==> flow/design.v <==
module fir_filter(
    input               		clk,
    input               		n_rst,
    input  		signed	[7:0] 	din,    
    output reg 	signed 	[7:0] 	dout 
);
localparam signed B0 = -24;
localparam signed B1 = -21;
localparam signed B2 =   0;
localparam signed B3 =  37;
localparam signed B4 =  80;
localparam signed B5 = 114;
localparam signed B6 = 127;
reg signed [7:0] din_d;
reg signed [7:0] din_d1;
reg signed [7:0] din_d2;
reg signed [7:0] din_d3;
reg signed [7:0] din_d4;
reg signed [7:0] din_d5;
reg signed [7:0] din_d6;
reg signed [7:0] din_d7;
reg signed [7:0] din_d8;
reg signed [7:0] din_d9;
reg signed [7:0] din_d10;
reg signed [7:0] din_d11;
reg signed [7:0] din_d12;
wire signed [8:0] sum_w0;
wire signed [8:0] sum_w1;
wire signed [8:0] sum_w2;
wire signed [8:0] sum_w3;
wire signed [8:0] sum_w4;
wire signed [8:0] sum_w5;
wire signed [8:0] sum_w6;
wire signed [16:0] mul_0;
wire signed [16:0] mul_1;
wire signed [16:0] mul_2;
wire signed [16:0] mul_3;
wire signed [16:0] mul_4;
wire signed [16:0] mul_5;
wire signed [16:0] mul_6;
reg signed [16:0] mul_0d;
reg signed [16:0] mul_1d;
reg signed [16:0] mul_2d;
reg signed [16:0] mul_3d;
reg signed [16:0] mul_4d;
reg signed [16:0] mul_5d;
reg signed [16:0] mul_6d;
wire signed [17:0] sum_w00;
wire signed [17:0] sum_w01;
wire signed [17:0] sum_w02;
wire signed [17:0] sum_w03;
reg signed [17:0] sum_w00d;
reg signed [17:0] sum_w01d;
reg signed [17:0] sum_w02d;
reg signed [17:0] sum_w03d;
wire signed [18:0] sum_w000;
wire signed [18:0] sum_w001;
wire signed [19:0] sum_all;
wire signed [7:0] sum_finish;
always @(posedge clk or negedge n_rst) begin
	if (!n_rst) begin 
		din_d <= 8'h0;
	end
	else begin 
		din_d <= din;
	end
end
always @(posedge clk or negedge n_rst) begin
    if (!n_rst) begin 
        dout <= 8'sd0;
	end
    else begin 
        dout <= sum_finish;
	end
end
always @(posedge clk or negedge n_rst) begin
    if (!n_rst) begin
        din_d1  <= 8'sd0; 
        din_d2  <= 8'sd0; 
        din_d3  <= 8'sd0; 
        din_d4  <= 8'sd0;
        din_d5  <= 8'sd0; 
        din_d6  <= 8'sd0; 
        din_d7  <= 8'sd0; 
        din_d8  <= 8'sd0;
        din_d9  <= 8'sd0; 
        din_d10 <= 8'sd0; 
        din_d11 <= 8'sd0; 
        din_d12 <= 8'sd0;
    end else begin
        din_d1  <= din_d;
        din_d2  <= din_d1;
        din_d3  <= din_d2;
        din_d4  <= din_d3;
        din_d5  <= din_d4;
        din_d6  <= din_d5;
        din_d7  <= din_d6;
        din_d8  <= din_d7;
        din_d9  <= din_d8;
        din_d10 <= din_d9;
        din_d11 <= din_d10;
        din_d12 <= din_d11;
    end
end
assign sum_w0 = $signed(din_d) + $signed(din_d12);
assign sum_w1 = $signed(din_d1) + $signed(din_d11);
assign sum_w2 = $signed(din_d2) + $signed(din_d10);
assign sum_w3 = $signed(din_d3) + $signed(din_d9);
assign sum_w4 = $signed(din_d4) + $signed(din_d8);
assign sum_w5 = $signed(din_d5) + $signed(din_d7);
assign sum_w6 = {din_d6[7], din_d6};   
assign mul_0 = $signed(B0) * $signed(sum_w0);
assign mul_1 = $signed(B1) * $signed(sum_w1);
assign mul_2 = $signed(B2) * $signed(sum_w2);
assign mul_3 = $signed(B3) * $signed(sum_w3);
assign mul_4 = $signed(B4) * $signed(sum_w4);
assign mul_5 = $signed(B5) * $signed(sum_w5);
assign mul_6 = $signed(B6) * $signed(sum_w6);
always @(posedge clk or negedge n_rst) begin
    if (!n_rst) begin 
        mul_0d <= 17'sd0;
        mul_1d <= 17'sd0;
        mul_2d <= 17'sd0;
        mul_3d <= 17'sd0;
        mul_4d <= 17'sd0;
        mul_5d <= 17'sd0;
        mul_6d <= 17'sd0;
    end 
	else begin 
        mul_0d <= mul_0;
        mul_1d <= mul_1;
        mul_2d <= mul_2;
        mul_3d <= mul_3;
        mul_4d <= mul_4;
        mul_5d <= mul_5;
        mul_6d <= mul_6;
    end
end
assign sum_w00 = $signed(mul_0d) + $signed(mul_1d); 
assign sum_w01 = $signed(mul_2d) + $signed(mul_3d); 
assign sum_w02 = $signed(mul_4d) + $signed(mul_5d);
assign sum_w03 = $signed(mul_6d);
always @(posedge clk or negedge n_rst) begin
    if (!n_rst) begin
        sum_w00d <= 18'sd0;
        sum_w01d <= 18'sd0;
        sum_w02d <= 18'sd0;
        sum_w03d <= 18'sd0;
    end 
	else begin
        sum_w00d <= sum_w00;
        sum_w01d <= sum_w01;
        sum_w02d <= sum_w02;
        sum_w03d <= sum_w03;
    end
end
assign sum_w000 = $signed(sum_w00d) + $signed(sum_w01d); 
assign sum_w001 = $signed(sum_w02d) + $signed(sum_w03d);
assign sum_all = $signed(sum_w000) + $signed(sum_w001);
assign sum_finish =	((sum_all[19]) && (sum_all[18:16] != 3'b111))? 8'h81 : 
 					((!sum_all[19]) && (sum_all[18:16] != 3'b000))? 8'h7F : sum_all[16:9];
endmodule
From RTL to reports: fir_filter
The steps from the RTL of fir_filter to its reports follow in flow order. Lines are those of the file above, counted from 1. Library cell names are shortened. The mark -- stands for no value.

Design top: fir_filter. Clock input: clk. Cell library: sky130hd. Timing corner: tt_025C_1v80.

After elaboration
Source: Yosys, flattened and elaborated, memories not mapped. Widths are those after wreduce; folded enables and synchronous resets count as part of the registers. Registers that Yosys merges into a memory's read port (data or address) are not register bits. Print and check cells do not count. Equal cells are merged and count once.

The figure for elaborated cells is 47. The figure for output and inout bits is 8. Register bits: 266. Input port bits: 10.

For equality and inequality tests the number is 1. The entry for mux-type cells reads 2. The figure for add/sub/neg operators is 10. The figure for reductions and logical operators is 4. The figure for multipliers is 6.

Operator list (count): 7-bit by 9-bit multiplier with 16-bit output (first input constant) (2); 8-bit by 8-bit multiplier with 16-bit output (first input constant) (1); 6-bit by 9-bit multiplier with 15-bit output (first input constant) (1); 4-bit by 9-bit multiplier with 13-bit output (first input constant) (1); 8-bit by 8-bit adder with 9-bit output (5); 3-bit by 9-bit multiplier with 12-bit output (first input constant) (1); 19-bit by 19-bit adder with 20-bit output (1); 18-bit by 16-bit adder with 19-bit output (1); 17-bit by 17-bit adder with 18-bit output (1); 16-bit by 16-bit adder with 17-bit output (1); 15-bit by 15-bit adder with 16-bit output (1); 8-bit 2-to-1 mux (2); 3-bit inequality test (second input constant) (1); 3-bit nonzero test (1); 1-bit logical AND (2); 1-bit zero test (1).

Logic depth
Depth = most cells in a row (Yosys ltp): at word level without a register or memory, in the mapped netlist without a sequential cell, where the memories' decode and read muxes count.

The figure for depth in word-level cells is 6. The figure for ABC_AREA is 0. The figure for depth in mapped cells is 24. For gate-level depth less buffers the number is 24.

Mapped cells and area
Yosys stat after the flow's synthesis: flattened, memories mapped to cells. It holds for the ABC_AREA given above (unset counts as 0); a run with the other value may have another netlist.

The figure for flip-flop cells is 263. The figure for cell area after synthesis is 16040.4 µm². The entry for cell count reads 1382. For buffers the number is 0. The entry for area of sequential cells reads 6581.3 µm².

Cells by type: dfrtp_1 (count 263, total area 6.58E+03 µm²); ha_1 (count 277, total area 3.47E+03 µm²); fa_1 (count 84, total area 1.68E+03 µm²); inv_1 (count 255, total area 957.168 µm²); xnor2_1 (count 91, total area 797.014 µm²); a21oi_1 (count 86, total area 430.413 µm²); a21o_1 (count 41, total area 307.795 µm²); xor2_1 (count 33, total area 289.027 µm²); o21bai_1 (count 32, total area 240.23 µm²); o21ai_0 (count 34, total area 170.163 µm²); nor2_1 (count 42, total area 157.651 µm²); nor2b_1 (count 16, total area 100.096 µm²); nor3_1 (count 18, total area 90.086 µm²); nand2_1 (count 23, total area 86.333 µm²); nand2b_1 (count 12, total area 75.072 µm²); o21a_1 (count 10, total area 75.072 µm²); a21boi_0 (count 8, total area 60.058 µm²); or2_2 (count 6, total area 37.536 µm²).

Other cell types: 29; their cells: 51.

Worst setup path after synthesis
Source: OpenSTA report_checks on the synthesized netlist (no wires, ideal clock, input and output delay 20% of the period each), path of least setup slack; recovery checks are left aside. Register names are those of the netlist, which keeps one name where synthesis merged equal registers.

Kind: register to register. Start point: register din_d3[0]. End point: register mul_3d[15]. For launch time at the first pin the number is 0.000 ns. Arrival: 5.085 ns. Under required time stands 5.918 ns. Period: 6.0 ns. Under stages stands 24. Delay of the path: 5.167 ns. Under path buffers stands 0. The figure for library setup time is 0.082 ns. Under setup slack stands 0.833 ns. The entry for synthesis period reached reads 5.167 ns.

"delay of the path" is the arrival time less input delay plus setup time. "stages" counts driving pins, that of a launching flip-flop among them; a cell with two outputs on the path counts twice. "synthesis period reached" = period - worst setup slack (recovery checks aside). The figure is calculated, with input and output delays left at 20% of the set period. The rows between start and end are the longest chain of elaborated cells between them; the timing report does not say that the signal goes this way. Where chains are equally long, one stands for them. A line is the first line of the expression or statement that the cell stems from. Yosys adds cells for indexed reads and writes and turns some case tables into memories.

Path through: dfrtp_1 -> ha_1 -> inv_1 -> fa_1 -> inv_1 -> a21oi_1 -> o21bai_1 -> a21oi_1 -> o21bai_1 -> a211oi_1 -> mux2i_1 -> inv_1 -> ha_1 -> inv_1 -> fa_1 -> fa_1 -> inv_1 -> ha_1 -> and3_1 -> a21oi_1 -> o21ai_0 -> o21a_1 -> o21ai_0 -> xnor2_1. Under length of the longest elaborated chain stands 2. Under elaborated cells between the ends (all ways) stands 2. RTL lines with such cells: 2. Those cells by class: 1 x add/sub; 1 x mul.

RTL lines, path after synthesis: start: declaration (RTL line 17) `reg signed [7:0] din_d3;`; start: assignment (RTL line 80) `din_d3  <= 8'sd0;`; start: assignment (RTL line 93) `din_d3  <= din_d2;`; 8-bit by 8-bit adder with 9-bit output (RTL line 108) `assign sum_w3 = $signed(din_d3) + $signed(din_d9);`; 7-bit by 9-bit multiplier with 16-bit output (RTL line 115) `assign mul_3 = $signed(B3) * $signed(sum_w3);`; end: assignment (RTL line 124) `mul_3d <= 17'sd0;`; end: assignment (RTL line 133) `mul_3d <= mul_3;`; end: declaration (RTL line 44) `reg signed [16:0] mul_3d;`.

Worst path after layout
Path of least setup slack in the final report of run 1 (OpenROAD, finished layout, wires in). Where an end is a register, its clock arrival counts in the times.

Kind: register to register. Start point: register din_d1[0]. End point: register mul_1d[14]. Under stages stands 23. The figure for library setup time is 0.08 ns. Arrival: 5.26 ns. For launch time at the first pin the number is 0.53 ns. Under path buffers stands 0. Under setup slack stands -1.37 ns. Period: 3.43 ns. Under required time stands 3.89 ns.

The rows between start and end are the longest chain of elaborated cells between them; the timing report does not say that the signal goes this way. Where chains are equally long, one stands for them.

Path through: dfrtp_1 -> ha_4 -> fa_2 -> a21oi_2 -> nor2_1 -> nor2_2 -> o21bai_2 -> a21oi_2 -> xnor2_2 -> ha_1 -> fa_1 -> fa_1 -> ha_4 -> ha_4 -> a21o_1 -> a21oi_2 -> o21bai_1 -> a21oi_2 -> o21bai_1 -> a21oi_2 -> o21bai_1 -> a21oi_1 -> xnor2_1. Under length of the longest elaborated chain stands 2. Under elaborated cells between the ends (all ways) stands 2. RTL lines with such cells: 2. Those cells by class: 1 x add/sub; 1 x mul.

RTL lines, path after layout: start: declaration (RTL line 15) `reg signed [7:0] din_d1;`; start: assignment (RTL line 78) `din_d1  <= 8'sd0;`; start: assignment (RTL line 91) `din_d1  <= din_d;`; 8-bit by 8-bit adder with 9-bit output (RTL line 106) `assign sum_w1 = $signed(din_d1) + $signed(din_d11);`; 6-bit by 9-bit multiplier with 15-bit output (RTL line 113) `assign mul_1 = $signed(B1) * $signed(sum_w1);`; end: assignment (RTL line 122) `mul_1d <= 17'sd0;`; end: assignment (RTL line 131) `mul_1d <= mul_1;`; end: declaration (RTL line 42) `reg signed [16:0] mul_1d;`.

Appendix: measured runs

Below are 3 stored runs of the flow (Yosys, OpenROAD; platform sky130hd) on fir_filter, each with its settings and what was measured, unordered. Constraints: input delay and output delay 20% of the set period each, output load 0.01 pF. "period reached" = clock period - worst setup slack. The figure is calculated, with input and output delays left at 20% of the set period. "allowed time less slack (worst setup path)": the worst setup path's part of the clock period (all of it between registers, 20% less for each end at a port) less its slack. A launch clock that arrives late makes it longer, a capture clock that arrives late makes it shorter.

Run 1 has these settings: ABC_AREA 0; CELL_PAD_IN_SITES_DETAIL_PLACEMENT 0; CORE_ASPECT_RATIO 1.15; CORE_UTILIZATION 27; CTS_CLUSTER_SIZE 22; GPL_ROUTABILITY_DRIVEN 1; MAX_ROUTING_LAYER met4; PLACE_DENSITY_LB_ADDON 0.06; SETUP_SLACK_MARGIN 0.11; TNS_END_PERCENT 15; period_ns 3.43; CAP_MARGIN 20; CORE_MARGIN 2; SLEW_MARGIN 20. The measured post-route utilization is 0.379. The netlist area reported by Yosys reads 16040.4 µm². The area inside the die boundary stands at 61379.7 µm². The total negative slack on setup checks comes to -35.018 ns. The standard-cell area of the final layout reads 22218.8 µm². The measured allowed time less slack (worst setup path) is 4.80 ns. Worst setup path type: register to register. The period reached is 4.805 ns. The worst setup slack after layout reads -1.375 ns.

Run 2 has these settings: ABC_AREA 1; CELL_PAD_IN_SITES_GLOBAL_PLACEMENT 1; CORE_ASPECT_RATIO 0.63; CORE_MARGIN 10; GPL_TIMING_DRIVEN 0; MIN_ROUTING_LAYER met1; SLEW_MARGIN 35; period_ns 6.0; CAP_MARGIN 20; CORE_UTILIZATION 40. The measured post-route utilization is 0.452. The netlist area reported by Yosys reads 16756.1 µm². The area inside the die boundary stands at 50695.6 µm². The total negative slack on setup checks comes to 0.000 ns. The standard-cell area of the final layout reads 18687.9 µm². The measured allowed time less slack (worst setup path) is 5.46 ns. Worst setup path type: register to register. The period reached is 5.458 ns. The worst setup slack after layout reads 0.542 ns.

Run 3 has these settings: CELL_PAD_IN_SITES_GLOBAL_PLACEMENT 3; CORE_ASPECT_RATIO 1.36; CORE_MARGIN 4; CORE_UTILIZATION 58; CTS_CLUSTER_DIAMETER 178; GPL_TIMING_DRIVEN 0; MIN_ROUTING_LAYER met1; PLACE_DENSITY 0.59; SETUP_SLACK_MARGIN 0.02; SLEW_MARGIN 40; period_ns 4.5; CAP_MARGIN 20. Outcome: not finished: placement ended with error GPL-0301.
